==> flow/design.v <==
module ALU #(
    parameter DATA_W = 32
)
(
    input                       i_clk,    
    input                       i_rst_n,  
    input                       i_valid,  
    input [DATA_W - 1 : 0]      i_A,      
    input [DATA_W - 1 : 0]      i_B,      
    input [         2 : 0]      i_inst,   
    output [2*DATA_W - 1 : 0]   o_data,   
    output                      o_done    
);
    parameter S_IDLE           = 2'd0;
    parameter S_ONE_CYCLE_OP   = 2'd1;
    parameter S_MULTI_CYCLE_OP = 2'd2;
    reg  [         1: 0] state, state_nxt;  
    reg  [  DATA_W-1: 0] operand_a, operand_a_nxt;
    reg  [  DATA_W-1: 0] operand_b, operand_b_nxt;
    reg  [         2: 0] inst, inst_nxt;
    wire [  DATA_W-1: 0] add_buf, sub_buf;
    reg  [  2*DATA_W: 0] shift_reg, shift_reg_nxt;
    reg                  done, done_nxt;
    reg  [         4: 0] counter;
    assign add_buf = operand_a + operand_b;
    assign sub_buf = operand_a - operand_b;
    assign o_data = shift_reg[ 2*DATA_W-1: 0];
    assign o_done = done;
    always @(*) begin
        if (i_valid) begin
            operand_a_nxt = i_A;
            operand_b_nxt = i_B;
            inst_nxt      = i_inst;
        end
        else begin
            operand_a_nxt = operand_a;
            operand_b_nxt = operand_b;
            inst_nxt      = inst;
        end
    end
    always @(*) begin
        case(state)
            S_IDLE           :  begin
                if (i_valid) state_nxt = (i_inst >= 6 ) ? S_MULTI_CYCLE_OP : S_ONE_CYCLE_OP;
                else state_nxt = state;
            end
            S_ONE_CYCLE_OP   :  state_nxt = S_IDLE;
            S_MULTI_CYCLE_OP :  state_nxt = (counter == 31) ? S_IDLE : state;           
            default : state_nxt = state;
        endcase
    end
    always @(posedge i_clk) begin 
        counter <= (state == S_MULTI_CYCLE_OP) ? counter + 5'd1 : 5'd0;
    end
    always @(*) begin
        shift_reg_nxt = shift_reg;
        case (state)
            S_IDLE          : begin
                shift_reg_nxt = 65'b0;
                done_nxt = 1'b0;
            end
            S_ONE_CYCLE_OP  : begin
                case (inst)
                    3'd0    : begin
                        if ((operand_a[DATA_W-1] == 1) && (operand_b[DATA_W-1] == 1) && (add_buf[DATA_W-1] == 0))
                            shift_reg_nxt[31:0] = {1'b1, 31'b0};
                        else if ((operand_a[DATA_W-1] == 0) && (operand_b[DATA_W-1] == 0) && (add_buf[DATA_W-1] == 1))
                            shift_reg_nxt[31:0] = {1'b0, {31{1'b1}}};
                        else
                            shift_reg_nxt[31:0] = add_buf;
                    end
                    3'd1    : begin
                        if ((operand_a[DATA_W-1] == 1) && (operand_b[DATA_W-1] == 0) && (sub_buf[DATA_W-1] == 0))
                            shift_reg_nxt[31:0] = {1'b1, 31'b0};
                        else if ((operand_a[DATA_W-1] == 0) && (operand_b[DATA_W-1] == 1) && (sub_buf[DATA_W-1] == 1))
                            shift_reg_nxt[31:0] = {1'b0, {31{1'b1}}};
                        else
                            shift_reg_nxt[31:0] = sub_buf;
                    end
                    3'd2    : shift_reg_nxt[31:0] = operand_a & operand_b;
                    3'd3    : shift_reg_nxt[31:0] = operand_a | operand_b;
                    3'd4    : shift_reg_nxt[31:0] = ($signed(operand_a) < $signed(operand_b)) ? 32'd1 : 32'd0;
                    3'd5    : shift_reg_nxt[31:0] = $signed(operand_a) >>> $signed(operand_b);
                    default : shift_reg_nxt[31:0] = shift_reg[31:0];
                endcase
                shift_reg_nxt[64:32] = 33'b0;
                done_nxt = 1'b1;
            end
            S_MULTI_CYCLE_OP: begin
                case (inst)
                    3'd6    : begin
                        if (counter == 0)
                            shift_reg_nxt[31:0] = operand_a;
                        else
                            shift_reg_nxt[31:0] = shift_reg[31:0];
                        if(shift_reg_nxt[0] == 1)
                            shift_reg_nxt[64:32] = shift_reg[63:32] + operand_b;
                        else
                            shift_reg_nxt[64:32] = shift_reg[63:32];
                        shift_reg_nxt = shift_reg_nxt >> 1;
                        if (counter == 31) 
                            done_nxt = 1'b1;
                        else 
                            done_nxt = 1'b0;
                    end
                    3'd7    :begin
                        if (counter == 0) begin
                            if ((operand_b == 1) && (operand_a[31] == 1)) begin
                                shift_reg_nxt[31:1] = operand_a[30:0];
                                shift_reg_nxt[32] = 0;
                                shift_reg_nxt[0] = 1;
                            end
                            else begin
                                shift_reg_nxt[32:1] = operand_a;
                                shift_reg_nxt[0] = 0;
                            end
                            shift_reg_nxt[63:33] = shift_reg[63:33];
                        end
                        else begin
                            if (shift_reg[63:32] >= operand_b) begin
                                shift_reg_nxt[63:32] = shift_reg[63:32] - operand_b;
                                shift_reg_nxt[0] = 1;
                            end
                            else begin
                                shift_reg_nxt[63:32] = shift_reg[63:32];
                                shift_reg_nxt[0] = 0;
                            end
                            shift_reg_nxt[31:1] = shift_reg[31:1];
                        end
                        if (counter == 31) 
                            done_nxt = 1'b1;
                        else begin
                            shift_reg_nxt = shift_reg_nxt << 1;
                            done_nxt = 1'b0;
                        end
                    end
                    default :begin
                        shift_reg_nxt = shift_reg;
                        done_nxt = done;
                    end
                endcase
            end
            default : begin
                shift_reg_nxt = shift_reg;
                done_nxt = 1'b0;
            end
        endcase
    end
    always @(posedge i_clk or negedge i_rst_n) begin
        if(!i_rst_n) begin 
            done <= 0;
        end
        else begin
            done <= done_nxt;
        end
    end
    always @(posedge i_clk or negedge i_rst_n) begin
        if (!i_rst_n) begin
            state       <= S_IDLE;
            operand_a   <= 0;
            operand_b   <= 0;
            inst        <= 0;
            shift_reg   <= 0;
        end
        else begin
            state       <= state_nxt;
            operand_a   <= operand_a_nxt;
            operand_b   <= operand_b_nxt;
            inst        <= inst_nxt;
            shift_reg   <= shift_reg_nxt;
        end
    end
endmodule
# Step by step through the tools: ALU
# Each step is given for the RTL above and for the edited RTL.
# "before" refers to lines of the RTL above, "after" to lines of the edited file.
# "delta": "after" minus "before" as printed here. "rel_change_pct": 100 x difference / "before".
# Library cell names are shortened.
# A cell with -- has no value.
# setup
design,ALU
clock_port,i_clk
lib,sky130hd
pvt_corner,tt_025C_1v80

# Diff
# The edit as a unified diff against the file above.
# The edited RTL no longer does the same as the RTL above: the edit was made by script, with no optimisation intended.
# begin of diff
@@ -10,6 +10,10 @@
     input [         2 : 0]      i_inst,   
     output [2*DATA_W - 1 : 0]   o_data,   
-    output                      o_done    
+    output                      o_done_o    
 );
+    wire o_done;
+    reg o_done_r;
+    always @(posedge i_clk) o_done_r <= o_done;
+    assign o_done_o = o_done_r;
     parameter S_IDLE           = 2'd0;
     parameter S_ONE_CYCLE_OP   = 2'd1;
# end of diff

# After elaboration
# Yosys after proc, flatten, opt, wreduce and memory -nomap, before mapping. Memory bits, and registers merged into a memory's read port (data or address), are not among the register bits. Print and check cells are not counted. Equal cells are merged and count once.
# bits
element,before,after,delta,rel_change_pct
register_bits,139,140,1,0.72
input_bits,70,70,0,0.00
out_inout_bits,65,65,0,0.00
wordCells,86,87,1,1.16
# classes
element,before,after,delta,rel_change_pct
n_addsub,5,5,0,0.00
compare,3,3,0,0.00
eq_ne,15,15,0,0.00
shifts,1,1,0,0.00
n_mux,29,29,0,0.00
n_logic,6,6,0,0.00
n_reduce_logical,19,19,0,0.00
# ops
op,before,after,delta,rel_change_pct
logical AND 1 bit,9,9,0,0.00
2-to-1 mux 1 bit,8,8,0,0.00
2-to-1 mux 32 bit,8,8,0,0.00
equality test 3 bit with constant B,4,4,0,0.00
inverter 1 bit,4,4,0,0.00
2-to-1 mux 2 bit,3,3,0,0.00
equality test 3 x 2 -> 1 bit with constant B,2,2,0,0.00
2-to-1 mux 31 bit,2,2,0,0.00
inequality test 2 bit with constant B,2,2,0,0.00
AND reduction 3 bit,2,2,0,0.00
OR reduction 2 bit,2,2,0,0.00
subtractor 32 bit,2,2,0,0.00
adder 32 bit,1,1,0,0.00
adder 32 x 32 -> 33 bit,1,1,0,0.00
adder 5 x 1 -> 5 bit with constant B,1,1,0,0.00
bitwise AND 32 bit,1,1,0,0.00
equality test 2 x 1 -> 1 bit with constant B,1,1,0,0.00
equality test 2 bit with constant B,1,1,0,0.00
equality test 3 x 1 -> 1 bit with constant B,1,1,0,0.00
equality test 32 x 1 -> 1 bit with constant B,1,1,0,0.00
equality test 5 bit with constant B,1,1,0,0.00
greater-or-equal comparator 3 bit with constant B,1,1,0,0.00
greater-or-equal comparator 32 bit,1,1,0,0.00
zero test 2 bit,1,1,0,0.00
zero test 3 bit,1,1,0,0.00
zero test 5 bit,1,1,0,0.00
< comparator 32 bit,1,1,0,0.00
2-to-1 mux 33 bit,1,1,0,0.00
# The list need not be complete.

# Logic depth
# Yosys ltp: most cells in a row. Word level: on the elaborated netlist, between registers, memories and ports. Mapped: between sequential cells and ports; inverters and the memories' decode and read muxes count.
# depth
element,before,after,delta,rel_change_pct
ltp_word,7,7,0,0.00
abc_area,0,0,--,--
mapped_depth,18,17,-1,-5.56
ltp_nobuf,14,14,0,0.00

# Mapped cells and area
# Yosys stat after the flow's synthesis: flattened, memories mapped to cells. It holds for the ABC_AREA given above (unset counts as 0); a run with the other value may have another netlist.
# types
type,before,after,delta,rel_change_pct
a21oi_1,239,294,55,23.01
nand2_1,315,264,-51,-16.19
clkbuf_1,92,143,51,55.43
nor3_1,30,64,34,113.33
buf_2,47,18,-29,-61.70
o31ai_2,21,1,-20,-95.24
o21ai_0,259,241,-18,-6.95
nor2_1,183,199,16,8.74
buf_4,16,2,-14,-87.50
o21ai_1,15,2,-13,-86.67
mux2i_1,45,57,12,26.67
inv_2,13,2,-11,-84.62
inv_1,122,132,10,8.20
nand3_1,71,62,-9,-12.68
a21o_1,15,24,9,60.00
or3_1,4,13,9,225.00
nor2b_1,17,9,-8,-47.06
nor4_1,15,23,8,53.33
# The list need not be complete.
# synth_totals
element,before,after,delta,rel_change_pct
stdcells,2456,2453,-3,-0.12
area_um2,18427.7,18032.3,-395.4,-2.15
seqArea_um2,3479.6,3499.6,20.0,0.57
flip_flops,140,141,1,0.71
n_buf,177,177,0,0.00

# Path before layout
# OpenSTA on the mapped netlist: ideal clock, no wires. The path of least setup slack (recovery checks aside). Input and output delay are each 20% of the period. Register names are those of the netlist, which keeps one name where synthesis merged equal registers.
# synth_path
element,before,after,delta,rel_change_pct
path_type,register to register,register to register,--,--
startpoint,register operand_b[1],register operand_b[1],--,--
endpoint,register shift_reg[11],register shift_reg[15],--,--
tclk_ns,7.0,7.0,0.0,0.00
setup_time_ns,0.130,0.132,0.002,--
t_first_pin_ns,0.000,0.000,0.000,--
arrival_ns,3.713,4.486,0.773,20.82
required_ns,6.870,6.868,-0.002,-0.03
path_slack_ns,3.157,2.381,-0.776,--
path_delay_ns,3.843,4.618,0.775,20.17
driving_pins,18,17,-1,-5.56
path_buffers,5,4,-1,-20.00
synth_period_reached_ns,3.843,4.619,0.776,20.19
# "path_delay_ns" is the arrival time less input delay plus setup time.
# "driving_pins": output pins that drive a net of the path, with the launching flip-flop's if there is one; two outputs of one cell count as two.
# "synth_period_reached_ns" is the clock period less the worst setup slack; recovery checks do not enter. This is arithmetic on one report: input and output delays are still those of the set period (20% each).
# The rows between start and end are the longest chain of elaborated cells between them; the timing report does not say that the signal goes this way. Where chains are equally long, one stands for them.
# A line is the first line of the expression or statement that the cell stems from. Yosys adds cells for indexed reads and writes and turns some case tables into memories.
# synth_between_before
path_cell_list,dfrtp_1 -> buf_2 -> inv_1 -> buf_2 -> buf_1 -> ha_1 -> o21bai_1 -> o2111ai_2 -> a31oi_4 -> nand3_4 -> a31oi_4 -> or4_4 -> nand4_1 -> and2_1 -> buf_6 -> buf_12 -> a2111oi_2 -> o31ai_2
elab_chain_len,6
cells_between,15
cone_lines,9
cone_classes,2 x add/sub; 1 x shift; 6 x mux; 2 x logic; 4 x reduce/logical
# synth_lines_before
element,line_no,text
start: declaration,19,"reg  [  DATA_W-1: 0] operand_b, operand_b_nxt;"
start: assignment,161,operand_b   <= 0;
start: assignment,168,operand_b   <= operand_b_nxt;
subtractor 32 bit,26,assign sub_buf = operand_a - operand_b;
logical AND 1 bit,75,else if ((operand_a[DATA_W-1] == 0) && (operand_b[DATA_W-1] == 1) && (sub_buf[DATA_W-1] == 1))
2-to-1 mux 32 bit,75,
2-to-1 mux 32 bit,73,if ((operand_a[DATA_W-1] == 1) && (operand_b[DATA_W-1] == 0) && (sub_buf[DATA_W-1] == 0))
parallel mux 32 bit (select 6 bit),63,case (inst)
parallel mux 32 bit (select 3 bit),57,case (state)
end: assignment,163,shift_reg   <= 0;
end: assignment,170,shift_reg   <= shift_reg_nxt;
end: declaration,22,"reg  [  2*DATA_W: 0] shift_reg, shift_reg_nxt;"
# synth_between_after
path_cell_list,dfrtp_1 -> clkbuf_1 -> clkinv_1 -> clkbuf_1 -> clkbuf_1 -> ha_1 -> o21ba_2 -> or4_4 -> a211oi_2 -> o211ai_2 -> o41ai_4 -> o211ai_2 -> o31ai_2 -> buf_2 -> a21oi_1 -> a2111oi_2 -> o22ai_1
elab_chain_len,6
cells_between,15
cone_lines,9
cone_classes,2 x add/sub; 1 x shift; 6 x mux; 2 x logic; 4 x reduce/logical
# synth_lines_after
element,line_no,text
start: declaration,23,"reg  [  DATA_W-1: 0] operand_b, operand_b_nxt;"
start: assignment,165,operand_b   <= 0;
start: assignment,172,operand_b   <= operand_b_nxt;
subtractor 32 bit,30,assign sub_buf = operand_a - operand_b;
logical AND 1 bit,79,else if ((operand_a[DATA_W-1] == 0) && (operand_b[DATA_W-1] == 1) && (sub_buf[DATA_W-1] == 1))
2-to-1 mux 32 bit,79,
2-to-1 mux 32 bit,77,if ((operand_a[DATA_W-1] == 1) && (operand_b[DATA_W-1] == 0) && (sub_buf[DATA_W-1] == 0))
parallel mux 32 bit (select 6 bit),67,case (inst)
parallel mux 32 bit (select 3 bit),61,case (state)
end: assignment,167,shift_reg   <= 0;
end: assignment,174,shift_reg   <= shift_reg_nxt;
end: declaration,26,"reg  [  2*DATA_W: 0] shift_reg, shift_reg_nxt;"

# Path in the finished layout
# From the final timing report of the runs of pair 1: the path of least setup slack in the routed layout; clock arrival at registers is part of the times.
# layout_path
element,before,after,delta,rel_change_pct
path_type,register to register,register to register,--,--
startpoint,register operand_b[5],register operand_b[2],--,--
endpoint,register shift_reg[43],register shift_reg[30],--,--
tclk_ns,7.0,7.0,0.0,0.00
setup_time_ns,0.11,0.11,0.00,--
t_first_pin_ns,0.51,0.50,-0.01,-1.96
arrival_ns,5.40,5.85,0.45,8.33
required_ns,7.40,7.39,-0.01,-0.14
path_slack_ns,2.00,1.54,-0.46,--
driving_pins,14,14,0,0.00
path_buffers,1,1,0,0.00
# The rows between start and end are the longest chain of elaborated cells between them; the timing report does not say that the signal goes this way. Where chains are equally long, one stands for them.
# layout_between_before
path_cell_list,dfrtp_1 -> clkinv_1 -> ha_1 -> a211oi_1 -> o21bai_1 -> o2111ai_1 -> o211ai_2 -> o21ai_1 -> a21bo_1 -> buf_4 -> mux2_2 -> nand2_1 -> o21ai_0 -> a221o_1
elab_chain_len,6
cells_between,9
cone_lines,8
cone_classes,2 x add/sub; 1 x compare; 6 x mux
# layout_lines_before
element,line_no,text
start: declaration,19,"reg  [  DATA_W-1: 0] operand_b, operand_b_nxt;"
start: assignment,161,operand_b   <= 0;
start: assignment,168,operand_b   <= operand_b_nxt;
subtractor 32 bit,121,shift_reg_nxt[63:32] = shift_reg[63:32] - operand_b;
2-to-1 mux 32 bit,120,if (shift_reg[63:32] >= operand_b) begin
2-to-1 mux 31 bit,107,if (counter == 0) begin
2-to-1 mux 64 bit,130,if (counter == 31)
parallel mux 64 bit (select 2 bit),90,case (inst)
parallel mux 32 bit (select 2 bit),57,case (state)
end: assignment,163,shift_reg   <= 0;
end: assignment,170,shift_reg   <= shift_reg_nxt;
end: declaration,22,"reg  [  2*DATA_W: 0] shift_reg, shift_reg_nxt;"
# layout_between_after
path_cell_list,dfrtp_2 -> clkinv_1 -> buf_4 -> ha_1 -> o21bai_1 -> a21oi_1 -> o31ai_1 -> a211oi_1 -> o221ai_1 -> a211oi_1 -> o21ai_0 -> mux2i_1 -> a221oi_1 -> a221o_1
elab_chain_len,6
cells_between,15
cone_lines,9
cone_classes,2 x add/sub; 1 x shift; 6 x mux; 2 x logic; 4 x reduce/logical
# layout_lines_after
element,line_no,text
start: declaration,23,"reg  [  DATA_W-1: 0] operand_b, operand_b_nxt;"
start: assignment,165,operand_b   <= 0;
start: assignment,172,operand_b   <= operand_b_nxt;
subtractor 32 bit,30,assign sub_buf = operand_a - operand_b;
logical AND 1 bit,79,else if ((operand_a[DATA_W-1] == 0) && (operand_b[DATA_W-1] == 1) && (sub_buf[DATA_W-1] == 1))
2-to-1 mux 32 bit,79,
2-to-1 mux 32 bit,77,if ((operand_a[DATA_W-1] == 1) && (operand_b[DATA_W-1] == 0) && (sub_buf[DATA_W-1] == 0))
parallel mux 32 bit (select 6 bit),67,case (inst)
parallel mux 32 bit (select 3 bit),61,case (state)
end: assignment,167,shift_reg   <= 0;
end: assignment,174,shift_reg   <= shift_reg_nxt;
end: declaration,26,"reg  [  2*DATA_W: 0] shift_reg, shift_reg_nxt;"

# Flow runs
# Runs of the flow (Yosys, OpenROAD) on both versions; the two runs of a pair have the same settings. The constraints put input and output delay at 20% of the set period each and load the outputs with 0.01 pF.
# settings_pair_1
CORE_UTILIZATION,40
period_ns,7.0
CAP_MARGIN,20
CORE_MARGIN,2
SLEW_MARGIN,20
# results_pair_1
element,before,after,delta,rel_change_pct
synth_chip_area_um2,18427.7,18032.3,-395.4,-2.15
design_die_area_um2,47801.3,46794.3,-1007.0,-2.11
finalUtil_frac,0.454,0.458,0.004,--
ws_setup_ns,1.997,1.541,-0.456,--
fin_tns_ns,0.000,0.000,0.000,--
hold_ws_ns,0.462,0.375,-0.087,--
final_power_mw,6.610,6.890,0.280,4.24
clock_period_reached_ns,5.003,5.459,0.456,9.11
# settings_pair_2
CAP_MARGIN,15
CELL_PAD_IN_SITES_DETAIL_PLACEMENT,2
CELL_PAD_IN_SITES_GLOBAL_PLACEMENT,1
CORE_ASPECT_RATIO,1.83
CORE_MARGIN,6
CORE_UTILIZATION,17
CTS_CLUSTER_DIAMETER,278
CTS_CLUSTER_SIZE,61
GPL_ROUTABILITY_DRIVEN,0
GPL_TIMING_DRIVEN,1
MIN_ROUTING_LAYER,met2
PLACE_DENSITY,0.36
SETUP_SLACK_MARGIN,0.7
SLEW_MARGIN,30
TNS_END_PERCENT,65
period_ns,4.83
# results_pair_2
element,before,after,delta,rel_change_pct
synth_chip_area_um2,18427.7,18032.3,-395.4,-2.15
design_die_area_um2,116807.0,114392.0,-2415.0,-2.07
finalUtil_frac,0.214,0.223,0.009,--
ws_setup_ns,0.700,0.692,-0.008,--
fin_tns_ns,0.000,0.000,0.000,--
hold_ws_ns,0.463,0.421,-0.042,--
final_power_mw,10.853,12.187,1.334,12.29
clock_period_reached_ns,4.130,4.138,0.008,0.19
# By "clock_period_reached_ns" is meant the clock period of the run minus its worst setup slack. This is arithmetic on one report: input and output delays are still those of the set period (20% each).
# By "final_power_mw" is meant OpenSTA's value without simulated activity: inputs other than the clock are taken to toggle once in ten clock periods, and the tool carries that through the logic.
